==> flow/design.v <==
module RandomNumberGenerator(clk, rst, load, key_x, seed_r, seed_g, seed_b, Rout, Gout, Bout, Key_ready);
    input wire clk;
    input wire rst;
    input wire load;                  
    input wire [15:0] key_x;          
    input wire [15:0] seed_r;         
    input wire [15:0] seed_g;
    input wire [15:0] seed_b;
    output reg [7:0] Rout;
    output reg [7:0] Gout;
    output reg [7:0] Bout;
    output reg Key_ready;
    wire Rout_bit;
    wire Gout_bit;
    wire Bout_bit;
    reg[15:0] Rlfsr;
    reg[15:0] Glfsr;
    reg[15:0] Blfsr;
    reg [2:0] bit_count;
    wire Rfeedback_lfsr;
    wire Gfeedback_lfsr;
    wire Bfeedback_lfsr;
    wire Rout_lfsr;
    wire Gout_lfsr;
    wire Bout_lfsr;
    reg signed [15:0] x; 
    reg signed [31:0] x_square; 
    reg signed [31:0] x_mult;  
    reg signed [15:0] x_next;
    wire out_chaotic;
    assign Rfeedback_lfsr = Rlfsr[15] ^ Rlfsr[13] ^ Rlfsr[12] ^ Rlfsr[10]; 
    assign Gfeedback_lfsr = Glfsr[15] ^ Glfsr[13] ^ Glfsr[12] ^ Glfsr[10]; 
    assign Bfeedback_lfsr = Blfsr[15] ^ Blfsr[13] ^ Blfsr[12] ^ Blfsr[10]; 
    assign Rout_lfsr = Rlfsr[15];
    assign Gout_lfsr = Glfsr[15];
    assign Bout_lfsr = Blfsr[15];
    assign out_chaotic = x_next[15];
    assign Rout_bit = Rout_lfsr ^ out_chaotic;
    assign Gout_bit = Gout_lfsr ^ out_chaotic;
    assign Bout_bit = Bout_lfsr ^ out_chaotic;
    always @(posedge clk or posedge rst) begin
        if (rst) begin
            Rlfsr <= 16'b0000000000000001;
            Glfsr <= 16'b0000000000000010;
            Blfsr <= 16'b0000000000000011;
            x <= 16'sh7EF0;                          
            Rout <= 8'b0;
            Gout <= 8'b0;
            Bout <= 8'b0;
            Key_ready <= 0;
            bit_count <=0;
            x_square <= 0;
            x_next <= 0;
            x_mult <= 0;
        end
        else if (load) begin
            Rlfsr <= seed_r;
            Glfsr <= seed_g;
            Blfsr <= seed_b;
            x <= key_x;
            Rout <= 8'b0;
            Gout <= 8'b0;
            Bout <= 8'b0;
            Key_ready <= 0;
            bit_count <=0;
            x_square <= 0;
            x_next <= 0;
            x_mult <= 0;
        end
        else begin
            Rlfsr <= {Rlfsr[14:0], Rfeedback_lfsr};
            Glfsr <= {Glfsr[14:0], Gfeedback_lfsr};
            Blfsr <= {Blfsr[14:0], Bfeedback_lfsr};
            Rout <= {Rout[6:0], Rout_bit};
            Gout <= {Gout[6:0], Gout_bit};
            Bout <= {Bout[6:0], Bout_bit};
            if (bit_count == 3'd7) begin
                Key_ready <= 1;   
                bit_count <= 0;
            end 
            else begin
                Key_ready <= 0;
                bit_count <= bit_count + 1;
            end
            x_square <= x * x;                        
            x_mult <= x_square <<< 1;                 
            x_next <= 16'sh7FFF - x_mult[30:15];      
            x <= x_next;
        end
    end
endmodule
# From RTL to reports: RandomNumberGenerator
# What the tools print for RandomNumberGenerator, step after step.
# Line numbers count from 1 in the design file above.
# Cell names lack the library's common part.
# The mark - stands for no value.
[setup]
top_module = "RandomNumberGenerator"
clock_port = "clk"
library = "sky130hd"
lib_corner = "tt_025C_1v80"

# After elaboration
# Yosys after proc, flatten, opt, wreduce and memory -nomap, before mapping. Enables and synchronous resets that opt folds into registers are not counted as muxes. Memory bits, and registers merged into a memory's read port (data or address), are not among the register bits. Print and check cells are not counted. Equal cells are merged and count once.
[word_totals]
ff_bits = 169
latchBits = 0
mem_bits_rw = 0
romBits = 0
clocked_rd_ports_x_width = 0
mem_count = 0
out_inout_bits = 25
[classes]
addsub = 2
mul = 1
div_mod_pow = 0
cmp = 0
equal = 1
shift = 0
n_mux = 14
logic = 12
reduce_and_logical = 0
[op_table]
columns = ["op", "count"]
rows = [
  ["16-bit by 16-bit multiplier with 30-bit output", 1],
  ["16-bit two-way mux", 5],
  ["31-bit two-way mux", 1],
  ["30-bit two-way mux", 1],
  ["8-bit two-way mux", 3],
  ["15-bit by 16-bit subtractor with 16-bit output (first input constant)", 1],
  ["1-bit XOR", 12],
  ["3-bit two-way mux", 2],
  ["3-bit by 1-bit adder with 3-bit output (second input constant)", 1],
  ["3-bit equality test (second input constant)", 1],
  ["1-bit two-way mux", 2],
]

# Longest topological paths
# Depth = most cells in a row (Yosys ltp): at word level without a register or memory, in the mapped netlist without a sequential cell, where the memories' decode and read muxes count.
[depth]
depth_word = 4
abc_area = 0
ltp_mapped = 24
ltp_nobuf = 22

# Synthesis result
# Source: synth_stat.txt of the flow (Yosys; design flattened, memories mapped). It holds for the ABC_AREA given above (unset counts as 0); a run with the other value may have another netlist.
[mapped]
stdcells = 1217
area_mm2 = 0.013075
ffs = 140
buf_cells = 37
[by_type]
columns = ["cell", "count", "type_area_um2"]
rows = [
  ["fa_1", 223, 4.46E+03],
  ["dfrtp_1", 126, 3.15E+03],
  ["inv_1", 313, 1.17E+03],
  ["ha_1", 85, 1063.52],
  ["mux2_2", 64, 720.691],
  ["dfstp_2", 14, 367.853],
  ["xnor2_1", 34, 297.786],
  ["nand2_1", 79, 296.534],
  ["nor2b_1", 45, 281.52],
  ["nor2_1", 66, 247.738],
  ["and2_1", 36, 225.216],
  ["clkbuf_1", 30, 112.608],
  ["a21oi_1", 14, 70.067],
  ["nor3_1", 12, 60.058],
  ["o21ai_0", 12, 60.058],
  ["a21o_1", 7, 52.55],
  ["xor2_1", 6, 52.55],
  ["nand2b_1", 6, 37.536],
]
# Not listed: further types 25, cells in them 45.

# Timing after synthesis
# OpenSTA on the mapped netlist: ideal clock, no wires. The path of least setup slack (recovery checks aside). Input and output delay are each 20% of the period. Register names are those of the netlist, which keeps one name where synthesis merged equal registers.
[synth_timing]
kind = "reg2reg"
start = "register x[15]"
end = "register x_square[28]"
period_ps = 10000
setup_ps = 128
launch_ps = 0
arrival_time_ps = 5956
setup_slack_ps = 3917
path_delay_ps = 6084
driving_pins = 19
synth_period_reached_ps = 6083
# "path_delay_ps" is the arrival time less input delay plus setup time.
# "driving_pins": output pins that drive a net of the path, with the launching flip-flop's if there is one; two outputs of one cell count as two.
# "synth_period_reached_ps" = period - worst setup slack (recovery checks aside). The figure is calculated, with input and output delays left at 20% of the set period.
# The rows between start and end are the longest chain of elaborated cells between them; the timing report does not say that the signal goes this way. Where chains are equally long, one stands for them.
# Each line given opens the expression or statement behind the cell; cells for indexed reads and writes are added by Yosys, which also makes memories of some case tables.
# A register here has more assigning lines than the two given.
[synth_between]
path_cell_list = "dfrtp_1 > inv_1 > buf_1 > nor2_1 > fa_1 > inv_1 > fa_1 > inv_1 > fa_1 > fa_1 > fa_1 > fa_1 > ha_1 > and3_1 > a22o_1 > a21oi_2 > a211oi_4 > o41ai_2 > mux2_1"
elab_chain_cells = 2
cells_between = 2
lines_between = 2
cone_classes = "mul: 1; mux: 1"
[synth_rtl]
columns = ["item", "line_no", "source"]
rows = [
  ["from (decl)", 26, "reg signed [15:0] x;"],
  ["from (assign)", 60, "x <= key_x;"],
  ["from (assign)", 88, "x <= x_next;"],
  ["16-bit by 16-bit multiplier with 30-bit output", 85, "x_square <= x * x;"],
  ["30-bit two-way mux", 56, "else if (load) begin"],
  ["to (assign)", 52, "x_square <= 0;"],
  ["to (assign)", 85, ""],
]

# Worst path after layout
# Path of least setup slack in the final report of flow run 1 (OpenROAD, finished layout, wires in). Where an end is a register, its clock arrival counts in the times.
# The report prints the path's times to 10 ps; the period is as set.
[layout_timing]
kind = "reg2reg"
start = "register x[9]"
end = "register x_square[28]"
period_ps = 4030
setup_ps = 120
launch_ps = 420
arrival_time_ps = 6330
setup_slack_ps = -2000
driving_pins = 21
# The rows between start and end are the longest chain of elaborated cells between them; the timing report does not say that the signal goes this way. Where chains are equally long, one stands for them.
# A register here has more assigning lines than the two given.
[layout_between]
path_cell_list = "dfstp_4 > buf_6 > buf_12 > and2_1 > ha_1 > xnor2_2 > fa_1 > fa_1 > fa_1 > fa_1 > inv_1 > fa_1 > inv_1 > ha_4 > a21oi_1 > o21ai_1 > a22o_1 > a21oi_4 > a211oi_4 > o41ai_2 > mux2_1"
elab_chain_cells = 2
cells_between = 2
lines_between = 2
cone_classes = "mul: 1; mux: 1"
[layout_rtl]
columns = ["item", "line_no", "source"]
rows = [
  ["from (decl)", 26, "reg signed [15:0] x;"],
  ["from (assign)", 60, "x <= key_x;"],
  ["from (assign)", 88, "x <= x_next;"],
  ["16-bit by 16-bit multiplier with 30-bit output", 85, "x_square <= x * x;"],
  ["30-bit two-way mux", 56, "else if (load) begin"],
  ["to (assign)", 52, "x_square <= 0;"],
  ["to (assign)", 85, ""],
]

# Design RandomNumberGenerator on sky130hd. What follows are 5 stored runs of the flow, each under its own settings; their order means nothing. The constraints put input and output delay at 20% of the set period each and load the outputs with 0.01 pF.
# By "critical_path_time_ps" is meant the share of the clock period that the worst setup path is allowed (20% is reserved at inputs, 20% at outputs), minus its slack. Clock arrival times at its registers enter into it.
# "critical_path_time_ps" is known to 10 ps.

[[run]]
name = "flow run 1"
[run.settings]
ABC_AREA = 0
CELL_PAD_IN_SITES_GLOBAL_PLACEMENT = 1
CORE_UTILIZATION = 40
CTS_CLUSTER_SIZE = 56
GPL_TIMING_DRIVEN = 0
HOLD_SLACK_MARGIN = -0.02
MAX_ROUTING_LAYER = "met4"
SETUP_SLACK_MARGIN = 0.34
TNS_END_PERCENT = 50
period_ns = 4.03
CAP_MARGIN = 20
CORE_MARGIN = 2
SLEW_MARGIN = 20
[run.results]
synthArea_mm2 = 0.013075
design_die_area_mm2 = 0.0341492
utilization_pct = 50.8
worstSetupSlack_ps = -2003
final_setup_tns_ps = -29091
timing.hold.ws_ps = 384
critical_path_time_ps = 6030
path_kind = "reg2reg"

[[run]]
name = "flow run 2"
[run.settings]
CORE_UTILIZATION = 40
period_ns = 6.91
CAP_MARGIN = 20
CORE_MARGIN = 2
SLEW_MARGIN = 20
[run.results]
synthArea_mm2 = 0.013075
design_die_area_mm2 = 0.0341492
utilization_pct = 46.9
worstSetupSlack_ps = 577
final_setup_tns_ps = 0
timing.hold.ws_ps = 381
critical_path_time_ps = 6330
path_kind = "reg2reg"

[[run]]
name = "flow run 3"
[run.settings]
ABC_AREA = 1
CORE_UTILIZATION = 40
GPL_TIMING_DRIVEN = 0
HOLD_SLACK_MARGIN = 0.27
period_ns = 10.0
CAP_MARGIN = 20
CORE_MARGIN = 2
SLEW_MARGIN = 20
[run.results]
synthArea_mm2 = 0.014036
design_die_area_mm2 = 0.0366033
utilization_pct = 46.7
worstSetupSlack_ps = 3337
final_setup_tns_ps = 0
timing.hold.ws_ps = 379
critical_path_time_ps = 6660
path_kind = "reg2reg"

[[run]]
name = "flow run 4"
[run.settings]
ABC_AREA = 0
CELL_PAD_IN_SITES_GLOBAL_PLACEMENT = 1
CORE_ASPECT_RATIO = 1.73
CORE_UTILIZATION = 40
CTS_CLUSTER_SIZE = 56
GPL_TIMING_DRIVEN = 0
MAX_ROUTING_LAYER = "met4"
SETUP_SLACK_MARGIN = 0.34
TNS_END_PERCENT = 50
period_ns = 8.11
CAP_MARGIN = 20
CORE_MARGIN = 2
SLEW_MARGIN = 20
[run.results]
synthArea_mm2 = 0.013075
design_die_area_mm2 = 0.0342038
utilization_pct = 46.6
worstSetupSlack_ps = 901
final_setup_tns_ps = 0
timing.hold.ws_ps = 382
critical_path_time_ps = 7210
path_kind = "reg2reg"

[[run]]
name = "flow run 5"
[run.settings]
ABC_AREA = 0
CELL_PAD_IN_SITES_GLOBAL_PLACEMENT = 1
CORE_UTILIZATION = 40
GPL_TIMING_DRIVEN = 0
HOLD_SLACK_MARGIN = 0.27
TNS_END_PERCENT = 90
period_ns = 10.0
CAP_MARGIN = 20
CORE_MARGIN = 2
SLEW_MARGIN = 20
[run.results]
synthArea_mm2 = 0.013075
design_die_area_mm2 = 0.0341492
utilization_pct = 46.9
worstSetupSlack_ps = 2352
final_setup_tns_ps = 0
timing.hold.ws_ps = 383
critical_path_time_ps = 7650
path_kind = "reg2reg"
